==> flow/design.v <==
`timescale 1ns / 1ps
`default_nettype none
module bit_extender(X,Z);
	input wire [15:0] X;
	output wire [31:0] Z;
	wire [31:0] T;
	assign T[15:0] = X[15:0];
	assign T[31] = X[15];
	assign T[30] = X[15];
	assign T[29] = X[15];
	assign T[28] = X[15];
	assign T[27] = X[15];
	assign T[26] = X[15];
	assign T[25] = X[15];
	assign T[24] = X[15];
	assign T[23] = X[15];
	assign T[22] = X[15];
	assign T[21] = X[15];
	assign T[20] = X[15];
	assign T[19] = X[15];
	assign T[18] = X[15];
	assign T[17] = X[15];
	assign T[16] = X[15];
	assign Z = T;
endmodule
`default_nettype wire
`timescale 1ns / 1ps
`default_nettype none
module mux_2to1(X,Y,C,R);
   parameter N = 32;
   input  wire [(N-1):0] X, Y;
   input  wire           C;
   output wire [(N-1):0] R;
   assign R = C ? Y : X;
endmodule
`default_nettype wire
`timescale 1ns / 1ps
`default_nettype none
module mux_4to1(W,X,Y,Z,C,R);
   parameter N = 32;
	input  wire [(N-1):0] W, X, Y, Z;
	input  wire [1:0]     C;
	output wire [(N-1):0] R;
   wire [(N-1):0] mux_lsb_0_out, mux_lsb_1_out;
   mux_2to1 #(.N(N)) MUX_LSB_0 (.X(W), .Y(X), .C(C[0]), .R(mux_lsb_0_out));
   mux_2to1 #(.N(N)) MUX_LSB_1 (.X(Y), .Y(Z), .C(C[0]), .R(mux_lsb_1_out));
   mux_2to1 #(.N(N)) MUX_MSB (.X(mux_lsb_0_out), .Y(mux_lsb_1_out), .C(C[1]), .R(R));
endmodule
`default_nettype wire
`timescale 1ns / 1ps
`default_nettype none
module mux_16to1(X1,X2,X3,X4,X5,X6,X7,X8,X9,X10,X11,X12,X13,X14,X15,X16,C,R);
   parameter N = 32;
	input  wire [(N-1):0] X1, X2, X3, X4, X5, X6, X7, X8,
                         X9, X10, X11, X12, X13, X14, X15, X16;
	input  wire [3:0]     C;
	output wire [(N-1):0] R;
   wire [(N-1):0] mux_lsb_0_out, mux_lsb_1_out, mux_lsb_2_out, mux_lsb_3_out;
   mux_4to1 #(.N(N)) MUX_LSB_0 (.W(X1), .X(X2), .Y(X3), .Z(X4), .C(C[1:0]), .R(mux_lsb_0_out));
   mux_4to1 #(.N(N)) MUX_LSB_1 (.W(X5), .X(X6), .Y(X7), .Z(X8), .C(C[1:0]), .R(mux_lsb_1_out));
   mux_4to1 #(.N(N)) MUX_LSB_2 (.W(X9), .X(X10), .Y(X11), .Z(X12), .C(C[1:0]), .R(mux_lsb_2_out));
   mux_4to1 #(.N(N)) MUX_LSB_3 (.W(X13), .X(X14), .Y(X15), .Z(X16), .C(C[1:0]), .R(mux_lsb_3_out));
   mux_4to1 #(.N(N)) MUX_MSB (.W(mux_lsb_0_out), .X(mux_lsb_1_out),
         .Y(mux_lsb_2_out), .Z(mux_lsb_3_out), .C(C[3:2]), .R(R));
endmodule
`default_nettype wire
`timescale 1ns / 1ps
`default_nettype none
module equals(X,Y,Z);
   parameter N = 32;
	input  wire [(N-1):0] X, Y;
	output wire Z;
   wire [(N-1):0] xnor_result;
   assign xnor_result = ~(X ^ Y);  
   assign Z = & xnor_result;  
endmodule
`default_nettype wire
`timescale 1ns / 1ps
`default_nettype none
module add_1bit(X,Y,C_IN,Z,C_OUT);
	input  wire X;
	input  wire Y;
	input  wire C_IN;
	output wire Z;
	output wire C_OUT;
   wire half_sum;
	assign half_sum = X ^ Y;
	assign Z = half_sum ^ C_IN;
	assign C_OUT = X ? (Y | C_IN) : (Y & C_IN);
endmodule
`default_nettype wire
`timescale 1ns / 1ps
`default_nettype none
module add_32bit(X,Y,C_IN,Z,C_OUT);
	input  wire [31:0] X;
	input  wire [31:0] Y;
	input  wire C_IN;
	output wire [31:0] Z;
	output wire C_OUT;
   wire [30:0] carry;
	add_1bit ADD0 (.X(X[0]), .Y(Y[0]), .C_IN(C_IN), .Z(Z[0]), .C_OUT(carry[0]));
	add_1bit ADD1 (.X(X[1]), .Y(Y[1]), .C_IN(carry[0]), .Z(Z[1]), .C_OUT(carry[1]));
	add_1bit ADD2 (.X(X[2]), .Y(Y[2]), .C_IN(carry[1]), .Z(Z[2]), .C_OUT(carry[2]));
	add_1bit ADD3 (.X(X[3]), .Y(Y[3]), .C_IN(carry[2]), .Z(Z[3]), .C_OUT(carry[3]));
	add_1bit ADD4 (.X(X[4]), .Y(Y[4]), .C_IN(carry[3]), .Z(Z[4]), .C_OUT(carry[4]));
	add_1bit ADD5 (.X(X[5]), .Y(Y[5]), .C_IN(carry[4]), .Z(Z[5]), .C_OUT(carry[5]));
	add_1bit ADD6 (.X(X[6]), .Y(Y[6]), .C_IN(carry[5]), .Z(Z[6]), .C_OUT(carry[6]));
	add_1bit ADD7 (.X(X[7]), .Y(Y[7]), .C_IN(carry[6]), .Z(Z[7]), .C_OUT(carry[7]));
	add_1bit ADD8 (.X(X[8]), .Y(Y[8]), .C_IN(carry[7]), .Z(Z[8]), .C_OUT(carry[8]));
	add_1bit ADD9 (.X(X[9]), .Y(Y[9]), .C_IN(carry[8]), .Z(Z[9]), .C_OUT(carry[9]));
	add_1bit ADD10 (.X(X[10]), .Y(Y[10]), .C_IN(carry[9]), .Z(Z[10]), .C_OUT(carry[10]));
	add_1bit ADD11 (.X(X[11]), .Y(Y[11]), .C_IN(carry[10]), .Z(Z[11]), .C_OUT(carry[11]));
	add_1bit ADD12 (.X(X[12]), .Y(Y[12]), .C_IN(carry[11]), .Z(Z[12]), .C_OUT(carry[12]));
	add_1bit ADD13 (.X(X[13]), .Y(Y[13]), .C_IN(carry[12]), .Z(Z[13]), .C_OUT(carry[13]));
	add_1bit ADD14 (.X(X[14]), .Y(Y[14]), .C_IN(carry[13]), .Z(Z[14]), .C_OUT(carry[14]));
	add_1bit ADD15 (.X(X[15]), .Y(Y[15]), .C_IN(carry[14]), .Z(Z[15]), .C_OUT(carry[15]));
	add_1bit ADD16 (.X(X[16]), .Y(Y[16]), .C_IN(carry[15]), .Z(Z[16]), .C_OUT(carry[16]));
	add_1bit ADD17 (.X(X[17]), .Y(Y[17]), .C_IN(carry[16]), .Z(Z[17]), .C_OUT(carry[17]));
	add_1bit ADD18 (.X(X[18]), .Y(Y[18]), .C_IN(carry[17]), .Z(Z[18]), .C_OUT(carry[18]));
	add_1bit ADD19 (.X(X[19]), .Y(Y[19]), .C_IN(carry[18]), .Z(Z[19]), .C_OUT(carry[19]));
	add_1bit ADD20 (.X(X[20]), .Y(Y[20]), .C_IN(carry[19]), .Z(Z[20]), .C_OUT(carry[20]));
	add_1bit ADD21 (.X(X[21]), .Y(Y[21]), .C_IN(carry[20]), .Z(Z[21]), .C_OUT(carry[21]));
	add_1bit ADD22 (.X(X[22]), .Y(Y[22]), .C_IN(carry[21]), .Z(Z[22]), .C_OUT(carry[22]));
	add_1bit ADD23 (.X(X[23]), .Y(Y[23]), .C_IN(carry[22]), .Z(Z[23]), .C_OUT(carry[23]));
	add_1bit ADD24 (.X(X[24]), .Y(Y[24]), .C_IN(carry[23]), .Z(Z[24]), .C_OUT(carry[24]));
	add_1bit ADD25 (.X(X[25]), .Y(Y[25]), .C_IN(carry[24]), .Z(Z[25]), .C_OUT(carry[25]));
	add_1bit ADD26 (.X(X[26]), .Y(Y[26]), .C_IN(carry[25]), .Z(Z[26]), .C_OUT(carry[26]));
	add_1bit ADD27 (.X(X[27]), .Y(Y[27]), .C_IN(carry[26]), .Z(Z[27]), .C_OUT(carry[27]));
	add_1bit ADD28 (.X(X[28]), .Y(Y[28]), .C_IN(carry[27]), .Z(Z[28]), .C_OUT(carry[28]));
	add_1bit ADD29 (.X(X[29]), .Y(Y[29]), .C_IN(carry[28]), .Z(Z[29]), .C_OUT(carry[29]));
	add_1bit ADD30 (.X(X[30]), .Y(Y[30]), .C_IN(carry[29]), .Z(Z[30]), .C_OUT(carry[30]));
	add_1bit ADD31 (.X(X[31]), .Y(Y[31]), .C_IN(carry[30]), .Z(Z[31]), .C_OUT(C_OUT));
endmodule
`default_nettype wire
`timescale 1ns / 1ps
`default_nettype none
module subtract_1bit(
   X,
   Y,
   C_IN,
   Z,
   C_OUT
);
	input  wire X;
	input  wire Y;
	input  wire C_IN;
	output wire Z;
	output wire C_OUT;
   assign Z = (X^Y)^C_IN;
   assign C_OUT = X ? (Y & C_IN) : (Y | C_IN);
endmodule
`default_nettype wire
`timescale 1ns / 1ps
`default_nettype none
module subtract_32bit(
   X,
   Y,
   C_IN,
   Z,
   C_OUT
);
	input  wire [31:0] X;
	input  wire [31:0] Y;
	input  wire C_IN;
	output wire [31:0] Z;
	output wire C_OUT;
   wire [30:0] carry;
   subtract_1bit sub1_0 (.X(X[0]), .Y(Y[0]), .C_IN(C_IN), .Z(Z[0]), .C_OUT(carry[0]));
   subtract_1bit sub1_1 (.X(X[1]), .Y(Y[1]), .C_IN(carry[0]), .Z(Z[1]), .C_OUT(carry[1]));
   subtract_1bit sub1_2 (.X(X[2]), .Y(Y[2]), .C_IN(carry[1]), .Z(Z[2]), .C_OUT(carry[2]));
   subtract_1bit sub1_3 (.X(X[3]), .Y(Y[3]), .C_IN(carry[2]), .Z(Z[3]), .C_OUT(carry[3]));
   subtract_1bit sub1_4 (.X(X[4]), .Y(Y[4]), .C_IN(carry[3]), .Z(Z[4]), .C_OUT(carry[4]));
   subtract_1bit sub1_5 (.X(X[5]), .Y(Y[5]), .C_IN(carry[4]), .Z(Z[5]), .C_OUT(carry[5]));
   subtract_1bit sub1_6 (.X(X[6]), .Y(Y[6]), .C_IN(carry[5]), .Z(Z[6]), .C_OUT(carry[6]));
   subtract_1bit sub1_7 (.X(X[7]), .Y(Y[7]), .C_IN(carry[6]), .Z(Z[7]), .C_OUT(carry[7]));
   subtract_1bit sub1_8 (.X(X[8]), .Y(Y[8]), .C_IN(carry[7]), .Z(Z[8]), .C_OUT(carry[8]));
   subtract_1bit sub1_9 (.X(X[9]), .Y(Y[9]), .C_IN(carry[8]), .Z(Z[9]), .C_OUT(carry[9]));
   subtract_1bit sub1_10 (.X(X[10]), .Y(Y[10]), .C_IN(carry[9]), .Z(Z[10]), .C_OUT(carry[10]));
   subtract_1bit sub1_11 (.X(X[11]), .Y(Y[11]), .C_IN(carry[10]), .Z(Z[11]), .C_OUT(carry[11]));
   subtract_1bit sub1_12 (.X(X[12]), .Y(Y[12]), .C_IN(carry[11]), .Z(Z[12]), .C_OUT(carry[12]));
   subtract_1bit sub1_13 (.X(X[13]), .Y(Y[13]), .C_IN(carry[12]), .Z(Z[13]), .C_OUT(carry[13]));
   subtract_1bit sub1_14 (.X(X[14]), .Y(Y[14]), .C_IN(carry[13]), .Z(Z[14]), .C_OUT(carry[14]));
   subtract_1bit sub1_15 (.X(X[15]), .Y(Y[15]), .C_IN(carry[14]), .Z(Z[15]), .C_OUT(carry[15]));
   subtract_1bit sub1_16 (.X(X[16]), .Y(Y[16]), .C_IN(carry[15]), .Z(Z[16]), .C_OUT(carry[16]));
   subtract_1bit sub1_17 (.X(X[17]), .Y(Y[17]), .C_IN(carry[16]), .Z(Z[17]), .C_OUT(carry[17]));
   subtract_1bit sub1_18 (.X(X[18]), .Y(Y[18]), .C_IN(carry[17]), .Z(Z[18]), .C_OUT(carry[18]));
   subtract_1bit sub1_19 (.X(X[19]), .Y(Y[19]), .C_IN(carry[18]), .Z(Z[19]), .C_OUT(carry[19]));
   subtract_1bit sub1_20 (.X(X[20]), .Y(Y[20]), .C_IN(carry[19]), .Z(Z[20]), .C_OUT(carry[20]));
   subtract_1bit sub1_21 (.X(X[21]), .Y(Y[21]), .C_IN(carry[20]), .Z(Z[21]), .C_OUT(carry[21]));
   subtract_1bit sub1_22 (.X(X[22]), .Y(Y[22]), .C_IN(carry[21]), .Z(Z[22]), .C_OUT(carry[22]));
   subtract_1bit sub1_23 (.X(X[23]), .Y(Y[23]), .C_IN(carry[22]), .Z(Z[23]), .C_OUT(carry[23]));
   subtract_1bit sub1_24 (.X(X[24]), .Y(Y[24]), .C_IN(carry[23]), .Z(Z[24]), .C_OUT(carry[24]));
   subtract_1bit sub1_25 (.X(X[25]), .Y(Y[25]), .C_IN(carry[24]), .Z(Z[25]), .C_OUT(carry[25]));
   subtract_1bit sub1_26 (.X(X[26]), .Y(Y[26]), .C_IN(carry[25]), .Z(Z[26]), .C_OUT(carry[26]));
   subtract_1bit sub1_27 (.X(X[27]), .Y(Y[27]), .C_IN(carry[26]), .Z(Z[27]), .C_OUT(carry[27]));
   subtract_1bit sub1_28 (.X(X[28]), .Y(Y[28]), .C_IN(carry[27]), .Z(Z[28]), .C_OUT(carry[28]));
   subtract_1bit sub1_29 (.X(X[29]), .Y(Y[29]), .C_IN(carry[28]), .Z(Z[29]), .C_OUT(carry[29]));
   subtract_1bit sub1_30 (.X(X[30]), .Y(Y[30]), .C_IN(carry[29]), .Z(Z[30]), .C_OUT(carry[30]));
   subtract_1bit sub1_31 (.X(X[31]), .Y(Y[31]), .C_IN(carry[30]), .Z(Z[31]), .C_OUT(C_OUT));
endmodule
`default_nettype wire
`timescale 1ns / 1ps
`default_nettype none
module set_less_than_32bit(X,Y,Z);
	input  wire [31:0] X;
	input  wire [31:0] Y;
	output wire Z;
   wire sign_bit_xor, sub_cout;
   wire [31:0] subtract_result;
   assign sign_bit_xor = X[31] ^ Y[31];
   subtract_32bit SUB1 (.X(X), .Y(Y), .Z(subtract_result), .C_IN(1'b0), .C_OUT(sub_cout));
   assign Z = sign_bit_xor ? X[31] : subtract_result[31];
endmodule
`default_nettype wire
`timescale 1ns / 1ps
`default_nettype none
module shift_left_1bit(X,Y,I,Z);
	input  wire [31:0] X;
	input  wire [31:0] Y;
	input  wire [31:0] I;
	output wire Z;
   wire [31:0] index;
   wire lt0, gt31, temp;
   subtract_32bit SUB (.X(I), .Y(Y), .Z(index), .C_IN(1'b0), .C_OUT(temp));
   set_less_than_32bit LT0 (.X(index), .Y(32'd0), .Z(lt0));
   set_less_than_32bit GT31 (.X(32'd31), .Y(index), .Z(gt31));
   assign Z = (lt0 | gt31) ? 1'b0 : X[index];
endmodule
`default_nettype wire
`timescale 1ns / 1ps
`default_nettype none
module shift_right_1bit(X,Y,I,V,Z);
	input  wire [31:0] X, Y, I;
   input  wire V;
	output wire Z;
   wire [31:0] index;
   wire lt32, gte0, temp;
   add_32bit ADD (.X(I), .Y(Y), .Z(index), .C_IN(1'b0), .C_OUT(temp));
   set_less_than_32bit LT32 (.X(index), .Y(32'd32), .Z(lt32));
   set_less_than_32bit GTE0 (.X(32'hffffffff), .Y(index), .Z(gte0));
   assign Z = (lt32 & gte0) ? X[index] : V;
endmodule
`default_nettype wire
`timescale 1ns / 1ps
`default_nettype none
module shift_left_32bit(X,Y,Z);
	input  wire [31:0] X;
	input  wire [31:0] Y;
	output wire [31:0] Z;
   wire [31:0] tempZ;
   shift_left_1bit BIT0 (.X(X), .Y(Y), .I(0), .Z(tempZ[0]));
   shift_left_1bit BIT1 (.X(X), .Y(Y), .I(1), .Z(tempZ[1]));
   shift_left_1bit BIT2 (.X(X), .Y(Y), .I(2), .Z(tempZ[2]));
   shift_left_1bit BIT3 (.X(X), .Y(Y), .I(3), .Z(tempZ[3]));
   shift_left_1bit BIT4 (.X(X), .Y(Y), .I(4), .Z(tempZ[4]));
   shift_left_1bit BIT5 (.X(X), .Y(Y), .I(5), .Z(tempZ[5]));
   shift_left_1bit BIT6 (.X(X), .Y(Y), .I(6), .Z(tempZ[6]));
   shift_left_1bit BIT7 (.X(X), .Y(Y), .I(7), .Z(tempZ[7]));
   shift_left_1bit BIT8 (.X(X), .Y(Y), .I(8), .Z(tempZ[8]));
   shift_left_1bit BIT9 (.X(X), .Y(Y), .I(9), .Z(tempZ[9]));
   shift_left_1bit BIT10 (.X(X), .Y(Y), .I(10), .Z(tempZ[10]));
   shift_left_1bit BIT11 (.X(X), .Y(Y), .I(11), .Z(tempZ[11]));
   shift_left_1bit BIT12 (.X(X), .Y(Y), .I(12), .Z(tempZ[12]));
   shift_left_1bit BIT13 (.X(X), .Y(Y), .I(13), .Z(tempZ[13]));
   shift_left_1bit BIT14 (.X(X), .Y(Y), .I(14), .Z(tempZ[14]));
   shift_left_1bit BIT15 (.X(X), .Y(Y), .I(15), .Z(tempZ[15]));
   shift_left_1bit BIT16 (.X(X), .Y(Y), .I(16), .Z(tempZ[16]));
   shift_left_1bit BIT17 (.X(X), .Y(Y), .I(17), .Z(tempZ[17]));
   shift_left_1bit BIT18 (.X(X), .Y(Y), .I(18), .Z(tempZ[18]));
   shift_left_1bit BIT19 (.X(X), .Y(Y), .I(19), .Z(tempZ[19]));
   shift_left_1bit BIT20 (.X(X), .Y(Y), .I(20), .Z(tempZ[20]));
   shift_left_1bit BIT21 (.X(X), .Y(Y), .I(21), .Z(tempZ[21]));
   shift_left_1bit BIT22 (.X(X), .Y(Y), .I(22), .Z(tempZ[22]));
   shift_left_1bit BIT23 (.X(X), .Y(Y), .I(23), .Z(tempZ[23]));
   shift_left_1bit BIT24 (.X(X), .Y(Y), .I(24), .Z(tempZ[24]));
   shift_left_1bit BIT25 (.X(X), .Y(Y), .I(25), .Z(tempZ[25]));
   shift_left_1bit BIT26 (.X(X), .Y(Y), .I(26), .Z(tempZ[26]));
   shift_left_1bit BIT27 (.X(X), .Y(Y), .I(27), .Z(tempZ[27]));
   shift_left_1bit BIT28 (.X(X), .Y(Y), .I(28), .Z(tempZ[28]));
   shift_left_1bit BIT29 (.X(X), .Y(Y), .I(29), .Z(tempZ[29]));
   shift_left_1bit BIT30 (.X(X), .Y(Y), .I(30), .Z(tempZ[30]));
   shift_left_1bit BIT31 (.X(X), .Y(Y), .I(31), .Z(tempZ[31]));
   mux_2to1 SPECIAL_CASE (.X(tempZ), .Y(32'b0), .C(Y[31]), .R(Z));
endmodule
`default_nettype wire
`timescale 1ns / 1ps
`default_nettype none
module shift_right_logical_32bit(X,Y,Z);
	input  wire [31:0] X;
	input  wire [31:0] Y;
	output wire [31:0] Z;
   wire [31:0] tempZ;
   shift_right_1bit BIT0 (.X(X), .Y(Y), .I(0), .V(1'b0), .Z(tempZ[0]));
   shift_right_1bit BIT1 (.X(X), .Y(Y), .I(1), .V(1'b0), .Z(tempZ[1]));
   shift_right_1bit BIT2 (.X(X), .Y(Y), .I(2), .V(1'b0), .Z(tempZ[2]));
   shift_right_1bit BIT3 (.X(X), .Y(Y), .I(3), .V(1'b0), .Z(tempZ[3]));
   shift_right_1bit BIT4 (.X(X), .Y(Y), .I(4), .V(1'b0), .Z(tempZ[4]));
   shift_right_1bit BIT5 (.X(X), .Y(Y), .I(5), .V(1'b0), .Z(tempZ[5]));
   shift_right_1bit BIT6 (.X(X), .Y(Y), .I(6), .V(1'b0), .Z(tempZ[6]));
   shift_right_1bit BIT7 (.X(X), .Y(Y), .I(7), .V(1'b0), .Z(tempZ[7]));
   shift_right_1bit BIT8 (.X(X), .Y(Y), .I(8), .V(1'b0), .Z(tempZ[8]));
   shift_right_1bit BIT9 (.X(X), .Y(Y), .I(9), .V(1'b0), .Z(tempZ[9]));
   shift_right_1bit BIT10 (.X(X), .Y(Y), .I(10), .V(1'b0), .Z(tempZ[10]));
   shift_right_1bit BIT11 (.X(X), .Y(Y), .I(11), .V(1'b0), .Z(tempZ[11]));
   shift_right_1bit BIT12 (.X(X), .Y(Y), .I(12), .V(1'b0), .Z(tempZ[12]));
   shift_right_1bit BIT13 (.X(X), .Y(Y), .I(13), .V(1'b0), .Z(tempZ[13]));
   shift_right_1bit BIT14 (.X(X), .Y(Y), .I(14), .V(1'b0), .Z(tempZ[14]));
   shift_right_1bit BIT15 (.X(X), .Y(Y), .I(15), .V(1'b0), .Z(tempZ[15]));
   shift_right_1bit BIT16 (.X(X), .Y(Y), .I(16), .V(1'b0), .Z(tempZ[16]));
   shift_right_1bit BIT17 (.X(X), .Y(Y), .I(17), .V(1'b0), .Z(tempZ[17]));
   shift_right_1bit BIT18 (.X(X), .Y(Y), .I(18), .V(1'b0), .Z(tempZ[18]));
   shift_right_1bit BIT19 (.X(X), .Y(Y), .I(19), .V(1'b0), .Z(tempZ[19]));
   shift_right_1bit BIT20 (.X(X), .Y(Y), .I(20), .V(1'b0), .Z(tempZ[20]));
   shift_right_1bit BIT21 (.X(X), .Y(Y), .I(21), .V(1'b0), .Z(tempZ[21]));
   shift_right_1bit BIT22 (.X(X), .Y(Y), .I(22), .V(1'b0), .Z(tempZ[22]));
   shift_right_1bit BIT23 (.X(X), .Y(Y), .I(23), .V(1'b0), .Z(tempZ[23]));
   shift_right_1bit BIT24 (.X(X), .Y(Y), .I(24), .V(1'b0), .Z(tempZ[24]));
   shift_right_1bit BIT25 (.X(X), .Y(Y), .I(25), .V(1'b0), .Z(tempZ[25]));
   shift_right_1bit BIT26 (.X(X), .Y(Y), .I(26), .V(1'b0), .Z(tempZ[26]));
   shift_right_1bit BIT27 (.X(X), .Y(Y), .I(27), .V(1'b0), .Z(tempZ[27]));
   shift_right_1bit BIT28 (.X(X), .Y(Y), .I(28), .V(1'b0), .Z(tempZ[28]));
   shift_right_1bit BIT29 (.X(X), .Y(Y), .I(29), .V(1'b0), .Z(tempZ[29]));
   shift_right_1bit BIT30 (.X(X), .Y(Y), .I(30), .V(1'b0), .Z(tempZ[30]));
   shift_right_1bit BIT31 (.X(X), .Y(Y), .I(31), .V(1'b0), .Z(tempZ[31]));
   mux_2to1 SPECIAL_CASE (.X(tempZ), .Y(32'b0), .C(Y[31]), .R(Z));
endmodule
`default_nettype wire
`timescale 1ns / 1ps
`default_nettype none
module shift_right_arithmetic_32bit(X,Y,Z);
	input  wire [31:0] X;
	input  wire [31:0] Y;
	output wire [31:0] Z;
   wire [31:0] tempZ;
   shift_right_1bit BIT0 (.X(X), .Y(Y), .I(0), .V(X[31]), .Z(tempZ[0]));
   shift_right_1bit BIT1 (.X(X), .Y(Y), .I(1), .V(X[31]), .Z(tempZ[1]));
   shift_right_1bit BIT2 (.X(X), .Y(Y), .I(2), .V(X[31]), .Z(tempZ[2]));
   shift_right_1bit BIT3 (.X(X), .Y(Y), .I(3), .V(X[31]), .Z(tempZ[3]));
   shift_right_1bit BIT4 (.X(X), .Y(Y), .I(4), .V(X[31]), .Z(tempZ[4]));
   shift_right_1bit BIT5 (.X(X), .Y(Y), .I(5), .V(X[31]), .Z(tempZ[5]));
   shift_right_1bit BIT6 (.X(X), .Y(Y), .I(6), .V(X[31]), .Z(tempZ[6]));
   shift_right_1bit BIT7 (.X(X), .Y(Y), .I(7), .V(X[31]), .Z(tempZ[7]));
   shift_right_1bit BIT8 (.X(X), .Y(Y), .I(8), .V(X[31]), .Z(tempZ[8]));
   shift_right_1bit BIT9 (.X(X), .Y(Y), .I(9), .V(X[31]), .Z(tempZ[9]));
   shift_right_1bit BIT10 (.X(X), .Y(Y), .I(10), .V(X[31]), .Z(tempZ[10]));
   shift_right_1bit BIT11 (.X(X), .Y(Y), .I(11), .V(X[31]), .Z(tempZ[11]));
   shift_right_1bit BIT12 (.X(X), .Y(Y), .I(12), .V(X[31]), .Z(tempZ[12]));
   shift_right_1bit BIT13 (.X(X), .Y(Y), .I(13), .V(X[31]), .Z(tempZ[13]));
   shift_right_1bit BIT14 (.X(X), .Y(Y), .I(14), .V(X[31]), .Z(tempZ[14]));
   shift_right_1bit BIT15 (.X(X), .Y(Y), .I(15), .V(X[31]), .Z(tempZ[15]));
   shift_right_1bit BIT16 (.X(X), .Y(Y), .I(16), .V(X[31]), .Z(tempZ[16]));
   shift_right_1bit BIT17 (.X(X), .Y(Y), .I(17), .V(X[31]), .Z(tempZ[17]));
   shift_right_1bit BIT18 (.X(X), .Y(Y), .I(18), .V(X[31]), .Z(tempZ[18]));
   shift_right_1bit BIT19 (.X(X), .Y(Y), .I(19), .V(X[31]), .Z(tempZ[19]));
   shift_right_1bit BIT20 (.X(X), .Y(Y), .I(20), .V(X[31]), .Z(tempZ[20]));
   shift_right_1bit BIT21 (.X(X), .Y(Y), .I(21), .V(X[31]), .Z(tempZ[21]));
   shift_right_1bit BIT22 (.X(X), .Y(Y), .I(22), .V(X[31]), .Z(tempZ[22]));
   shift_right_1bit BIT23 (.X(X), .Y(Y), .I(23), .V(X[31]), .Z(tempZ[23]));
   shift_right_1bit BIT24 (.X(X), .Y(Y), .I(24), .V(X[31]), .Z(tempZ[24]));
   shift_right_1bit BIT25 (.X(X), .Y(Y), .I(25), .V(X[31]), .Z(tempZ[25]));
   shift_right_1bit BIT26 (.X(X), .Y(Y), .I(26), .V(X[31]), .Z(tempZ[26]));
   shift_right_1bit BIT27 (.X(X), .Y(Y), .I(27), .V(X[31]), .Z(tempZ[27]));
   shift_right_1bit BIT28 (.X(X), .Y(Y), .I(28), .V(X[31]), .Z(tempZ[28]));
   shift_right_1bit BIT29 (.X(X), .Y(Y), .I(29), .V(X[31]), .Z(tempZ[29]));
   shift_right_1bit BIT30 (.X(X), .Y(Y), .I(30), .V(X[31]), .Z(tempZ[30]));
   shift_right_1bit BIT31 (.X(X), .Y(Y), .I(31), .V(X[31]), .Z(tempZ[31]));
   wire [31:0] test_minus1;
   wire [1:0] spec_cases;
   wire temp, test_gt31, test_lt0;
   add_32bit TEST_MINUS1_ADD (.X(X), .Y(32'b1), .Z(test_minus1), .C_IN(1'b0), .C_OUT(temp));
   set_less_than_32bit LT0 (.X(Y), .Y(32'b0), .Z(test_lt0));
   set_less_than_32bit GT31 (.X(32'd31), .Y(Y), .Z(test_gt31));
   assign spec_cases[0] = 1'b0;  
   assign spec_cases[1] = test_gt31 | test_lt0;
   mux_4to1 SPECIALCASES (.W(tempZ), .X(32'b0), .Y(32'b0), .Z(32'b0), .C(spec_cases), .R(Z));
endmodule
`default_nettype wire
`timescale 1ns / 1ps
`default_nettype none
module alu(X,Y,op_code,Z,overflow,equal,zero);
	input  wire [31:0] X;
	input  wire [31:0] Y;
	input  wire [3:0] op_code;
	output wire [31:0] Z;
	output wire overflow;
	output wire equal;
	output wire zero;
   wire [31:0] and_output, or_output,  xor_output, nor_output, add_output,
               sub_output, slt_output, srl_output, sra_output, sll_output;
   wire add_cout, sub_cout;
   assign and_output = X & Y;
   assign or_output  = X | Y;
   assign xor_output = X ^ Y;
   assign nor_output = ~or_output;
   add_32bit ADDER (.X(X), .Y(Y), .C_IN(1'b0), .Z(add_output), .C_OUT(add_cout));
   subtract_32bit SUBTRACTER (.X(X), .Y(Y), .C_IN(1'b0), .Z(sub_output), .C_OUT(sub_cout));
   set_less_than_32bit SLT (.X(X), .Y(Y), .Z(slt_output[0]));
   assign slt_output[31:1] = 31'b0;
   shift_right_logical_32bit SRL (.X(Y), .Y(X), .Z(srl_output));
   shift_right_arithmetic_32bit SRA (.X(Y), .Y(X), .Z(sra_output));
   shift_left_32bit SLL (.X(Y), .Y(X), .Z(sll_output));
   mux_16to1 RESULT_MUX
             (.X1(and_output),
              .X2(or_output),
              .X3(xor_output),
              .X4(nor_output),
              .X5(32'b0),
              .X6(add_output),
              .X7(sub_output),
              .X8(slt_output),
              .X9(srl_output),
              .X10(sll_output),
              .X11(sra_output),
              .X12(32'b0),
              .X13(32'b0),
              .X14(32'b0),
              .X15(32'b0),
              .X16(32'b0),
              .C(op_code),
              .R(Z));
    mux_16to1 #(.N(1)) VALIDITY_MUX
              (.X1(1'b1),
               .X2(1'b1),
               .X3(1'b1),
               .X4(1'b1),
               .X5(1'b1),  
               .X6(1'b1),
               .X7(1'b1),
               .X8(1'b1),
               .X9(1'b1),
               .X10(1'b1),
               .X11(1'b1),
               .X12(1'b0),
               .X13(1'b0),
               .X14(1'b0),
               .X15(1'b0),
               .X16(1'b0),
               .C(op_code),
               .R(is_valid));
    wire is_valid, sub_equal_0, z_equal_0, overflow_bit;
    wire [1:0] op_is_add_sub;
    equals #(.N(4)) IS_ADD (.X(op_code), .Y(4'b0101), .Z(op_is_add_sub[1]));
    equals #(.N(4)) IS_SUB (.X(op_code), .Y(4'b0110), .Z(op_is_add_sub[0]));
    equals #(.N(32)) SUB_IS_0 (.X(sub_output), .Y(32'b0), .Z(sub_equal_0));
    equals #(.N(32)) Z_IS_0 (.X(Z), .Y(32'b0), .Z(z_equal_0));
    wire sub_overflow = (X[31] ^ Y[31]) ? (X[31] ^ Z[31]) : 0;
    wire add_overflow = (X[31] ^ Y[31]) ? 0 : (X[31] ^ Z[31]);
    mux_4to1 #(.N(1)) OVERFLOW (.W(1'b0), .X(sub_overflow), .Y(add_overflow),
                                .Z(1'b0), .R(overflow_bit), .C(op_is_add_sub));
    assign equal = is_valid ? sub_equal_0 : 1'b0;
    assign zero = is_valid ? z_equal_0 : 1'b0;
    assign overflow = is_valid ? overflow_bit : 1'b0;
endmodule
`default_nettype wire
`timescale 1ns / 1ps
`default_nettype none
module alu_control(alu_op, opcode, F, op);
	input  wire [2:0] alu_op;  
   input  wire [5:0] opcode;
	input  wire [5:0] F;
	output reg [3:0] op;
	always @(*) begin
      op <= 4'b0101;  
      if (alu_op == 3'b000) begin
         if (opcode == 6'b001000) op <= 4'b0101;   
         else if (opcode == 6'b001100) op <= 4'b0000;   
         else if (opcode == 6'b001101) op <= 4'b0001;   
         else if (opcode == 6'b001010) op <= 4'b0111;   
         else if (opcode == 6'b001110) op <= 4'b0010;   
      end  
      else if (alu_op == 3'b001 || alu_op == 3'b100) op <= 4'b0101;
		else if (alu_op == 3'b010) op <= 4'b0110;
		else if (alu_op === 3'b011) begin
         if (F == 6'b100100) op <= 4'b0000;  
         else if (F == 6'b100101) op <= 4'b0001;  
         else if (F == 6'b100110) op <= 4'b0010;  
         else if (F == 6'b100111) op <= 4'b0011;  
         else if (F == 6'b100000) op <= 4'b0101;  
         else if (F == 6'b100010) op <= 4'b0110;  
         else if (F == 6'b101010) op <= 4'b0111;  
         else if (F == 6'b000010) op <= 4'b1000;  
         else if (F == 6'b000000) op <= 4'b1001;  
         else if (F == 6'b000011) op <= 4'b1010;  
		end
	end
endmodule
`default_nettype wire
`timescale 1ns / 1ps
`default_nettype none
module control_unit(cclk, rstb, I, State, PcWriteCond, PcWrite, IorD, MemRead, MemWrite,
   MemToReg, IrWrite, PcSource, AluOp, AluSrcA, AluSrcB, RegWrite, RegDst, NextState);
   input  wire cclk, rstb;
	input  wire [31:0] I;
   input  wire [3:0] State;
   output wire PcWrite, IorD, MemRead, MemWrite, MemToReg, IrWrite, RegWrite;
   output wire [1:0] PcSource, PcWriteCond, AluSrcA, AluSrcB, RegDst;
   output wire [2:0] AluOp;
   output reg  [3:0] NextState;
	wire R;   
   wire RS;  
	wire L;   
	wire S;   
	wire B;   
   wire J;   
   wire JAL;
	assign R = ~I[31] & ~I[30] & ~I[29] & ~I[28] & ~I[27] & ~I[26];
   assign RS = R & (I[5:2] == 4'b0000);
	assign L = I[31] & ~I[30] & ~I[29] & ~I[28] & I[27] & I[26];
	assign S = I[31] & ~I[30] & I[29] & ~I[28] & I[27] & I[26];
	assign B = ~I[31] & ~I[30] & ~I[29] & I[28] & ~I[27];
   assign J = (~I[31] & ~I[30] & ~I[29] & ~I[28] & I[27]) | (R & (I[20:0] == 20'd8));
   assign JAL = J & (I[31:26] == 6'b000011);
   assign PcWrite = (State == 4'b0000 | State == 4'b1001) ? 1'b1 : 1'b0;
   assign PcWriteCond = (State == 4'b1000) ? {B & I[26], B & ~I[26]} : 2'b0;
   assign IorD = (State == 4'b0011 | State == 4'b0101) ? 1'b1 : 1'b0;
   assign MemRead = (State == 4'b0000 | State == 4'b0011) ? 1'b1 : 1'b0;
   assign MemWrite = (State == 4'b0101) ? 1'b1 : 1'b0;
   assign MemToReg = (State == 4'b0100) ? 1'b1 : 1'b0;
   assign IrWrite = (State == 4'b0000) ? 1'b1 : 1'b0;
   assign RegWrite = (State == 4'b0100 | State == 4'b0111 | State == 4'b1011 | State == 4'b1101) ? 1'b1 : 1'b0;
   assign RegDst = (State == 4'b1101) ? 2'b10
         : (State == 4'b0111 ? 1'b1 : 1'b0);
   assign AluSrcA = (State == 4'b0010 | State == 4'b0110 |
         State == 4'b1000 | State == 4'b1010) ? (R & RS ? 2'b10 : 2'b01) : 2'b00;
   assign AluSrcB = (State == 4'b0000) ? 2'b01
         : ((State == 4'b0001) ? 2'b11
            : ((State == 4'b0010 | State == 4'b1010) ? 2'b10 : 2'b00));
   assign PcSource = (State == 4'b1000) ? 2'b01
         : ((State == 4'b1001) ? (R ? 2'b11 : 2'b10) : 2'b00);
	assign AluOp = (State == 4'b0000 | State == 4'b0001) ? 3'b100
      : (R ? 3'b011
         : (B ? 3'b010
            : ((L | S) ? 3'b001 : 3'b000)));
   always @(posedge cclk) begin
      if (~rstb) begin
         NextState <= 4'b0000;
      end else begin
         case (State)
         4'b0000: NextState <= 4'b0001;
         4'b0001: begin
            if (JAL) NextState <= 4'b1101;
            else if (J) NextState <= 4'b1001;
            else if (B) NextState <= 4'b1000;
            else if (L | S) NextState <= 4'b0010;
            else if (R) NextState <= 4'b0110;
            else NextState <= 4'b1010;
         end
         4'b0010: begin
            if (L) NextState <= 4'b0011;
            else if (S) NextState <= 4'b0101;
            else NextState <= 4'b1111;
         end
         4'b0011: begin
            if (L) NextState <= 4'b0100;
            else NextState <= 4'b1111;
         end
         4'b0100: begin
            if (L) NextState <= 4'b0000;
            else NextState <= 4'b1111;
         end
         4'b0101: begin
            if (S) NextState <= 4'b1100;
            else NextState <= 4'b1111;
         end
         4'b0110: begin
            if (R) NextState <= 4'b0111;
            else NextState <= 4'b1111;
         end
         4'b0111: begin
            if (R) NextState <= 4'b0000;
            else NextState <= 4'b1111;
         end
         4'b1000: begin
            if (B) NextState <= 4'b1100;
            else NextState <= 4'b1111;
         end
         4'b1001: begin
            if (J) NextState <= 4'b1100;
            else NextState <= 4'b1111;
         end
         4'b1010: begin
            if (~R && ~J) NextState <= 4'b1011;
            else NextState <= 4'b1111;
         end
         4'b1011: begin
            if (~R && ~J) NextState <= 4'b0000;
            else NextState <= 4'b1111;
         end
         4'b1100: NextState <= 4'b0000;
         4'b1101: begin
            if (JAL) NextState <= 4'b1001;
            else NextState <= 4'b1111;
         end
         default: NextState <= 4'b1111;
         endcase
      end
   end
endmodule
`default_nettype wire
`timescale 1ns / 1ps
`default_nettype none
module register_file(cclk,rstb,write,read_reg_0,read_reg_1,write_reg,write_data,reg0,reg1);
	input  wire cclk;
	input  wire rstb;
	input  wire write;
	input  wire [4:0] read_reg_0;
	input  wire [4:0] read_reg_1;
	input  wire [4:0] write_reg;
	input  wire [31:0] write_data;
	output wire [31:0] reg0;
	output wire [31:0] reg1;
   reg [31:0] registers[31:0];
   assign reg0 = registers[read_reg_0];
   assign reg1 = registers[read_reg_1];
   always @(posedge cclk) begin
      if (~rstb) begin
         registers[0] <= 32'b0;
         registers[1] <= 32'b0;
         registers[2] <= 32'b0;
         registers[3] <= 32'b0;
         registers[4] <= 32'b0;
         registers[5] <= 32'b0;
         registers[6] <= 32'b0;
         registers[7] <= 32'b0;
         registers[8] <= 32'b0;
         registers[9] <= 32'b0;
         registers[10] <= 32'b0;
         registers[11] <= 32'b0;
         registers[12] <= 32'b0;
         registers[13] <= 32'b0;
         registers[14] <= 32'b0;
         registers[15] <= 32'b0;
         registers[16] <= 32'b0;
         registers[17] <= 32'b0;
         registers[18] <= 32'b0;
         registers[19] <= 32'b0;
         registers[20] <= 32'b0;
         registers[21] <= 32'b0;
         registers[22] <= 32'b0;
         registers[23] <= 32'b0;
         registers[24] <= 32'b0;
         registers[25] <= 32'b0;
         registers[26] <= 32'b0;
         registers[27] <= 32'b0;
         registers[28] <= 32'b0;
         registers[29] <= 32'b0;
         registers[30] <= 32'b0;
         registers[31] <= 32'b0;
      end else begin
         if (write) begin
            registers[write_reg] <= write_data;
         end
      end
   end
endmodule
`default_nettype wire
`timescale 1ns/1ps
`default_nettype none
module mips(clk, rstb, mem_wr_data, mem_addr, mem_rd_data, mem_wr_ena, PC);
	input wire clk, rstb;
	output wire mem_wr_ena;
	output wire [31:0] mem_wr_data, mem_addr;
	input wire [31:0] mem_rd_data;             
	output reg [31:0] PC;
   reg  [31:0] MemDataReg, InstReg, RegA, RegB, AluOut;
   wire [4:0] RegFile_WriteAddr;
   wire [31:0] RegFile_WriteData;
   wire [31:0] RegFile_Data0, RegFile_Data1, AluAMux, AluBMux;
   wire Ctl_PcWrite, Ctl_IorD, Ctl_MemRead, Ctl_MemWrite,
        Ctl_MemToReg, Ctl_IrWrite, Ctl_RegWrite;
   wire [1:0] Ctl_PcWriteCond, Ctl_PcSource, Ctl_AluSrcA, Ctl_AluSrcB, Ctl_RegDst;
   wire [2:0] Ctl_AluOp;
   wire [3:0] Ctl_State;
   wire [3:0] AluCtl_AluOpcode;
   wire Alu_Zero;
   wire [31:0] Alu_Z;
   wire [31:0] SignExtend_Out;
   assign mem_addr = Ctl_IorD ? AluOut : PC;
   assign mem_wr_data = RegB;
   assign mem_wr_ena = Ctl_MemWrite;
   assign RegFile_WriteAddr = Ctl_RegDst[1] ? 5'd31 : (Ctl_RegDst[0] ? InstReg[15:11] : InstReg[20:16]);
   assign RegFile_WriteData = Ctl_RegDst[1] ? PC : (Ctl_MemToReg ? mem_rd_data : AluOut);
   assign AluAMux = Ctl_AluSrcA[1] ? InstReg[10:6] : (Ctl_AluSrcA[0] ? RegA : PC);
   assign AluBMux = Ctl_AluSrcB[1]
      ? (Ctl_AluSrcB[0] ? {SignExtend_Out[29:0],2'b0} : SignExtend_Out)
      : (Ctl_AluSrcB[0] ? 32'd4 : RegB);
	register_file REGFILE (.cclk(clk), .rstb(rstb), .write(Ctl_RegWrite),
         .write_reg(RegFile_WriteAddr), .write_data(RegFile_WriteData),
         .read_reg_0(InstReg[25:21]), .read_reg_1(InstReg[20:16]),
         .reg0(RegFile_Data0), .reg1(RegFile_Data1));
   control_unit CONTROL (.cclk(clk), .rstb(rstb), .I(InstReg), .State(Ctl_State),
      .PcWriteCond(Ctl_PcWriteCond), .PcWrite(Ctl_PcWrite), .IorD(Ctl_IorD),
      .MemRead(Ctl_MemRead), .MemWrite(Ctl_MemWrite), .MemToReg(Ctl_MemToReg),
      .IrWrite(Ctl_IrWrite), .PcSource(Ctl_PcSource), .AluOp(Ctl_AluOp),
      .AluSrcA(Ctl_AluSrcA), .AluSrcB(Ctl_AluSrcB), .RegWrite(Ctl_RegWrite),
      .RegDst(Ctl_RegDst), .NextState(Ctl_State));
   alu_control ALU_CONTROL (.alu_op(Ctl_AluOp),
      .opcode(InstReg[31:26]), .F(InstReg[5:0]), .op(AluCtl_AluOpcode));
   alu ALU (.X(AluAMux), .Y(AluBMux), .op_code(AluCtl_AluOpcode), .Z(Alu_Z), .zero(Alu_Zero));
   bit_extender SIGN_EXTEND (.X(InstReg[15:0]), .Z(SignExtend_Out));
   always @(posedge clk) begin
      if (~rstb) begin
         MemDataReg <= 32'b0;
         InstReg <= 32'b0;
         RegA <= 32'b0;
         RegB <= 32'b0;
         AluOut <= 32'b0;
         PC <= 32'h00400000;
      end else begin
         RegA <= RegFile_Data0;
         RegB <= RegFile_Data1;
         if (Ctl_MemToReg) MemDataReg <= mem_rd_data;
         if (Ctl_IrWrite) InstReg <= mem_rd_data;
         AluOut <= Alu_Z;
         if (Ctl_PcWrite || (Ctl_PcWriteCond[0] & Alu_Zero) ||
              (Ctl_PcWriteCond[1] & ~Alu_Zero)) begin
            case (Ctl_PcSource)
            2'b00: PC <= Alu_Z;
            2'b01: PC <= AluOut;
            2'b10: PC <= {PC[31:28], InstReg[25:0], 2'b0};
            2'b11: PC <= RegA;
            endcase
         end
      end
   end
endmodule
`default_nettype wire
# Tool chain data of mips
# The steps from the RTL of mips to its reports follow in flow order.
# Line numbers count from 1 in the design file above.
# Operators carry their Yosys type and port widths (W data, S select, Z words).
# Cell names lack the library's common part.
setup:
  design: "mips"
  clock: "clk"
  cell_library: "sky130hd"
  lib_corner: "tt_025C_1v80"

# Word-level counts
# Counts by Yosys on the flattened word-level netlist (proc, flatten, opt, wreduce; memories kept). Register bits leave out memories and registers merged into their read ports (data or address). Print and check cells are left out.
# Yosys's memory passes give these memory sizes; they may raise the number of words (mostly to a power of two), join words into wider ones and drop unused or constant bits.
word_totals:
  register_bits: 100
  ramBits: 1024
  memories: 1
  inputBits: 34
mem_list:
  columns: ["name", "size", "width", "line", "rtl"]
  rows:
  - ["REGFILE.registers", 32, 32, 612, "reg [31:0] registers[31:0];"]
op_classes:
  eq_ne: 36
  shifts: 64
  muxes: 1184
  bitwise: 4642
  reduce_logical: 13
ops:
  columns: ["operator", "n"]
  rows:
  - ["$shiftx A32 B32 Y1", 64]
  - ["$xor A1 B1 Y1", 1879]
  - ["$or A1 B1 Y1", 1762]
  - ["$mux W1", 1105]
  - ["$and A1 B1 Y1", 949]
  - ["$mux W32", 24]
  - ["$pmux W32 S4", 1]
  - ["$mux W4", 30]
  - ["$not A32 Y32", 2]
  - ["$pmux W4 S14", 1]
  - ["$not A1 Y1", 47]
  - ["$eq A6 B6 Y1 const B", 7]
  - ["$and A32 B32 Y32", 1]
  - ["$or A32 B32 Y32", 1]
  - ["$xor A32 B32 Y32", 1]
  - ["$reduce_and A32 Y1", 1]
  - ["$eq A6 B4 Y1 const B", 5]
  - ["$eq A4 B4 Y1 const B", 6]
  - ["$mux W2", 12]
  - ["$eq A21 B4 Y1 const B", 1]
  - ["$mux W5", 4]
  - ["$eq A6 B2 Y1 const B", 3]
  - ["$mux W3", 6]
  - ["$mux W17", 1]
  - ["$eq A4 B3 Y1 const B", 4]
  - ["$eq A4 B2 Y1 const B", 2]
  - ["$logic_not A4 Y1", 2]
  - ["$logic_not A6 Y1", 1]
# Other operator kinds: 13; their cells: 17.

# Longest topological paths
# Yosys ltp: most cells in a row. Word level: on the elaborated netlist, between registers, memories and ports. Mapped: between sequential cells and ports; inverters and the memories' decode and read muxes count.
depth:
  word_depth: 86
  ABC_AREA: 0
  ltp_mapped: 63
  ltp_nobuf: 54

# Mapped cells and area
# Source: synth_stat.txt of the flow (Yosys; design flattened, memories mapped). It holds for the ABC_AREA given above (unset counts as 0); a run with the other value may have another netlist.
by_type:
  columns: ["cell", "n", "area_total_um2"]
  rows:
  - ["edfxtp_1", 1024, 3.07E+04]
  - ["ha_1", 1760, 2.2E+04]
  - ["mux4_2", 712, 1.6E+04]
  - ["nor2_1", 1396, 5.24E+03]
  - ["dfxtp_1", 174, 3.48E+03]
  - ["mux2i_1", 252, 2.52E+03]
  - ["nor4_1", 374, 2.34E+03]
  - ["clkbuf_1", 447, 1.68E+03]
  - ["nand2_1", 383, 1.44E+03]
  - ["o21ai_0", 170, 850.816]
  - ["a21oi_1", 158, 790.758]
  - ["nand3_1", 128, 640.614]
  - ["mux2_2", 52, 585.562]
  - ["nor3_1", 115, 575.552]
  - ["nand4_1", 82, 512.992]
  - ["inv_1", 128, 480.461]
  - ["o211ai_1", 55, 412.896]
  - ["a211oi_1", 46, 345.331]
# Not listed: further types 103, cells in them 933.
mapped:
  cells: 8389
  mapped_area_mm2: 0.0979164
  sequential_area_mm2: 0.0342328
  flip_flops: 1198
  buffers: 584
# By module: a second synthesis without flattening, with its own total; a netlist apart from the flattened one above.
hier_totals:
  hier_cells: 43791
  area_unflattened_mm2: 0.423301
# Rows give one instance, submodules left out.
modules:
  columns: ["module", "n_inst", "cells", "area_mm2", "seq_area_mm2"]
  rows:
  - ["subtract_1bit", 7296, 4, 0.0000325, 0]
  - ["add_1bit", 2080, 2, 0.0000338, 0]
  - ["register_file", 1, 4646, 0.0559399, 0.0307495]
  - ["shift_right_1bit", 64, 34, 0.0003578, 0]
  - ["shift_left_1bit", 32, 26, 0.0003416, 0]
  - ["mux_2to1 #(N=32)", 18, 36, 0.0005443, 0]
  - ["mips", 1, 784, 0.0079301, 0.0032031]
  - ["set_less_than_32bit", 195, 4, 0.0000163, 0]
  - ["alu", 1, 200, 0.0016103, 0]
  - ["mux_2to1", 2, 36, 0.0005443, 0]
  - ["control_unit", 1, 127, 0.0008233, 0.0000801]
  - ["equals #(N=32)", 2, 43, 0.0003466, 0]
  - ["mux_2to1 #(N=1)", 18, 1, 0.000015, 0]
  - ["bit_extender", 1, 32, 0.0002402, 0]
# Modules not listed: 12.

# Worst setup path after synthesis
# OpenSTA on the mapped netlist: ideal clock, no wires. The path of least setup slack (recovery checks aside). Input and output delay are each 20% of the period. Register names are those of the netlist, which keeps one name where synthesis merged equal registers.
synth_timing:
  path_kind: "flip-flop to flip-flop"
  start: "register InstReg[4]"
  end: "register PC[22]"
  period_ns: 13.0
  arrival_time_ns: 11.973
  required_ns: 12.875
  setup_slack_ns: 0.902
  delay_ns: 12.098
  driving_pins: 52
  n_path_buf: 5
  synth_period_reached_ns: 12.098
# "delay_ns" = arrival - input delay + setup time.
# "driving_pins" counts driving pins, that of a launching flip-flop among them; a cell with two outputs on the path counts twice.
# "synth_period_reached_ns" = period - worst setup slack (recovery checks aside). The figure is calculated, with input and output delays left at 20% of the set period.
# The rows between start and end are the longest chain of elaborated cells between them; the timing report does not say that the signal goes this way. Where chains are equally long, one stands for them.
# Each line given opens the expression or statement behind the cell; cells for indexed reads and writes are added by Yosys, which also makes memories of some case tables.
# At most two assigning lines are given for a register; there are more.
synth_via:
  cell_sequence: "dfxtp_1 buf_6 or4_4 buf_6 nor4_4 or2_2 clkbuf_1 inv_1 ha_1 ha_1 ha_1 ha_1 ha_1 ha_1 ha_1 ha_1 ha_1 ha_1 (+16 left out) nor4_1 nand3_1 or3_1 a222oi_1 a31oi_1 a2111oi_0 a32oi_1 a2111oi_0 nand4_1 nor4_1 nand4_1 nor4_2 nand4_1 nor4_4 nor3_1 buf_6 buf_6 mux2i_1"
  elab_chain_len: 80
  cone_cells: 5807
synth_rtl:
  columns: ["item", "line", "rtl"]
  rows:
  - ["from (decl)", 665, "reg  [31:0] MemDataReg, InstReg, RegA, RegB, AluOut;"]
  - ["from (assign)", 704, "InstReg <= 32'b0;"]
  - ["from (assign)", 713, "if (Ctl_IrWrite) InstReg <= mem_rd_data;"]
  - ["$logic_not A4 Y1", 507, "assign RS = R & (I[5:2] == 4'b0000);"]
  - ["$and A1 B1 Y1", 507, null]
  - ["$and A1 B1 Y1", 524, "State == 4'b1000 | State == 4'b1010) ? (R & RS ? 2'b10 : 2'b01) : 2'b00;"]
  - ["$mux W2", 524, null]
  - ["$mux W2", 523, "assign AluSrcA = (State == 4'b0010 | State == 4'b0110 |"]
  - ["$mux W32 x2", 683, "assign AluAMux = Ctl_AluSrcA[1] ? InstReg[10:6] : (Ctl_AluSrcA[0] ? RegA : PC);"]
  - ["$mux W1", 150, "assign C_OUT = X ? (Y & C_IN) : (Y | C_IN);"]
  - ["(+61 left out)", null, null]
  - ["$mux W1", 212, "assign Z = sign_bit_xor ? X[31] : subtract_result[31];"]
  - ["$mux W32 x4", 34, "assign R = C ? Y : X;"]
  - ["$not A32 Y32", 74, "assign xnor_result = ~(X ^ Y);"]
  - ["$reduce_and A32 Y1", 75, "assign Z = & xnor_result;"]
  - ["$mux W1", 451, "assign zero = is_valid ? z_equal_0 : 1'b0;"]
  - ["$and A1 B1 Y1", 715, "if (Ctl_PcWrite || (Ctl_PcWriteCond[0] & Alu_Zero) ||"]
  - ["$logic_or A1 B1 Y1 x2", 715, null]
  - ["to (assign)", 718, "2'b00: PC <= Alu_Z;"]
  - ["to (assign)", 719, "2'b01: PC <= AluOut;"]
  - ["to (decl)", 664, "output reg [31:0] PC;"]

# Path in the finished layout
# Path of least setup slack in the final report of run 1 (OpenROAD, finished layout, wires in). Where an end is a register, its clock arrival counts in the times.
layout_timing:
  path_kind: "flip-flop to flip-flop"
  start: "register CONTROL.NextState"
  end: "register PC[23]"
  period_ns: 7.87
  arrival_time_ns: 12.51
  required_ns: 8.56
  setup_slack_ns: -3.95
  driving_pins: 58
  n_path_buf: 8
# An end named without its bit number is one bit of that signal or, where synthesis recoded a state register, one of its new flip-flops.
# At most two assigning lines are given for a register; there are more.
layout_via:
  cell_sequence: "dfxtp_2 or4_4 buf_6 mux2i_4 a311oi_4 buf_12 inv_4 buf_12 ha_4 ha_4 ha_4 ha_4 ha_2 ha_2 ha_4 ha_4 ha_4 ha_4 (+22 left out) a221oi_2 o31ai_2 nor4_1 nand4_1 and4bb_1 nand4_1 nor4_1 nand4_1 nor4_4 buf_4 nand4_1 buf_4 nor4_4 buf_4 nor3_4 buf_6 buf_12 mux2i_2"
layout_rtl:
  columns: ["item", "line", "rtl"]
  rows:
  - ["from (decl)", 498, "output reg  [3:0] NextState;"]
  - ["from (assign)", 536, "NextState <= 4'b0000;"]
  - ["from (assign)", 539, "4'b0000: NextState <= 4'b0001;"]
  - ["to (assign)", 718, "2'b00: PC <= Alu_Z;"]
  - ["to (assign)", 719, "2'b01: PC <= AluOut;"]
  - ["to (decl)", 664, "output reg [31:0] PC;"]
# Chain of elaborated cells between the ends: none given.

FLOW RESULTS
============

Measured results for mips: 3 stored runs of the Yosys and OpenROAD flow on sky130hd. The settings differ; the order carries no meaning. The constraints put input and output delay at 20% of the set period each and load the outputs with 0.01 pF.
By "period_reached_ns" is meant the clock period of the run minus its worst setup slack. This is arithmetic on one report: input and output delays are still those of the set period (20% each).
"timing.worst_path_ns" is the time allowed to the run's worst setup path (the clock period less input and output delay, where it has them) less its slack. Clock arrival times count: a late capture clock shortens it, a late launch clock lengthens it.
"power_total_uw" rests on the timing tool's default activity at the inputs, not on a simulated workload.

--- run 1 ---
==> flow/run.sh <==
#!/bin/bash
# the make line also repeats the synthesis and layout settings of config.mk as NAME=value (left out here)
make -C /OpenROAD-flow-scripts/flow DESIGN_CONFIG=/design/flow/config.mk WORK_HOME=/design/flow/orfs CLKGATE_MAP_FILE= finish
==> flow/config.mk <==
export PLATFORM = sky130hd
export DESIGN_NAME = mips
export DESIGN_NICKNAME = mips
export VERILOG_FILES = /design/flow/design.v
export SDC_FILE = /design/flow/constraint.sdc
export NUM_CORES = 4
export LEC_CHECK = 0
export CAP_MARGIN = 20
export CELL_PAD_IN_SITES_DETAIL_PLACEMENT = 0
export CORE_ASPECT_RATIO = 0.69
export CORE_MARGIN = 5
export CORE_UTILIZATION = 53
export CTS_CLUSTER_DIAMETER = 262
export CTS_CLUSTER_SIZE = 47
export SLEW_MARGIN = 30
export TNS_END_PERCENT = 20
==> flow/constraint.sdc <==
create_clock -name core_clock -period 7.87 [get_ports {clk}]
set_input_delay 1.5740 -clock core_clock [delete_from_list [all_inputs] [get_ports {clk}]]
set_output_delay 1.5740 -clock core_clock [all_outputs]
set_load 0.01 [all_outputs]

==> results, as YAML <==
results:
  period_reached_ns: 11.820
  timing.worst_path_ns: 11.82
  path_kind: "flip-flop to flip-flop"
  worst_setup_slack_ns: -3.950
  setup_tns_ns: -173.623
  yosys_chip_area_mm2: 0.0979164
  timing.hold.ws_ns: 0.461
  stdcell_area_mm2: 0.1132
  finish.utilization_pct: 61.4
  dieArea_mm2: 0.193593
  power_total_uw: 20880

--- run 2 ---
==> flow/run.sh <==
#!/bin/bash
# the make line also repeats the synthesis and layout settings of config.mk as NAME=value (left out here)
make -C /OpenROAD-flow-scripts/flow DESIGN_CONFIG=/design/flow/config.mk WORK_HOME=/design/flow/orfs CLKGATE_MAP_FILE= finish
==> flow/config.mk <==
export PLATFORM = sky130hd
export DESIGN_NAME = mips
export DESIGN_NICKNAME = mips
export VERILOG_FILES = /design/flow/design.v
export SDC_FILE = /design/flow/constraint.sdc
export NUM_CORES = 4
export LEC_CHECK = 0
export CAP_MARGIN = 20
export CORE_MARGIN = 2
export CORE_UTILIZATION = 40
export PLACE_DENSITY = 0.6
export SLEW_MARGIN = 20
==> flow/constraint.sdc <==
create_clock -name core_clock -period 13.0 [get_ports {clk}]
set_input_delay 2.6000 -clock core_clock [delete_from_list [all_inputs] [get_ports {clk}]]
set_output_delay 2.6000 -clock core_clock [all_outputs]
set_load 0.01 [all_outputs]

==> results, as YAML <==
results:
  period_reached_ns: 12.569
  timing.worst_path_ns: 12.57
  path_kind: "flip-flop to flip-flop"
  worst_setup_slack_ns: 0.431
  setup_tns_ns: 0.000
  yosys_chip_area_mm2: 0.0979164
  timing.hold.ws_ns: 0.472
  stdcell_area_mm2: 0.107503
  finish.utilization_pct: 44.2
  dieArea_mm2: 0.248767
  power_total_uw: 13039

--- run 3 ---
==> flow/run.sh <==
#!/bin/bash
# the make line also repeats the synthesis and layout settings of config.mk as NAME=value (left out here)
make -C /OpenROAD-flow-scripts/flow DESIGN_CONFIG=/design/flow/config.mk WORK_HOME=/design/flow/orfs CLKGATE_MAP_FILE= finish
==> flow/config.mk <==
export PLATFORM = sky130hd
export DESIGN_NAME = mips
export DESIGN_NICKNAME = mips
export VERILOG_FILES = /design/flow/design.v
export SDC_FILE = /design/flow/constraint.sdc
export NUM_CORES = 4
export LEC_CHECK = 0
export CAP_MARGIN = 20
export CELL_PAD_IN_SITES_DETAIL_PLACEMENT = 2
export CORE_MARGIN = 6
export CORE_UTILIZATION = 40
export SLEW_MARGIN = 30
export TNS_END_PERCENT = 20
==> flow/constraint.sdc <==
create_clock -name core_clock -period 13.0 [get_ports {clk}]
set_input_delay 2.6000 -clock core_clock [delete_from_list [all_inputs] [get_ports {clk}]]
set_output_delay 2.6000 -clock core_clock [all_outputs]
set_load 0.01 [all_outputs]

==> results, as YAML <==
results:
  period_reached_ns: 13.049
  timing.worst_path_ns: 13.05
  path_kind: "flip-flop to flip-flop"
  worst_setup_slack_ns: -0.049
  setup_tns_ns: -0.066
  yosys_chip_area_mm2: 0.0979164
  timing.hold.ws_ns: 0.524
  stdcell_area_mm2: 0.108061
  finish.utilization_pct: 44.4
  dieArea_mm2: 0.256811
  power_total_uw: 14132
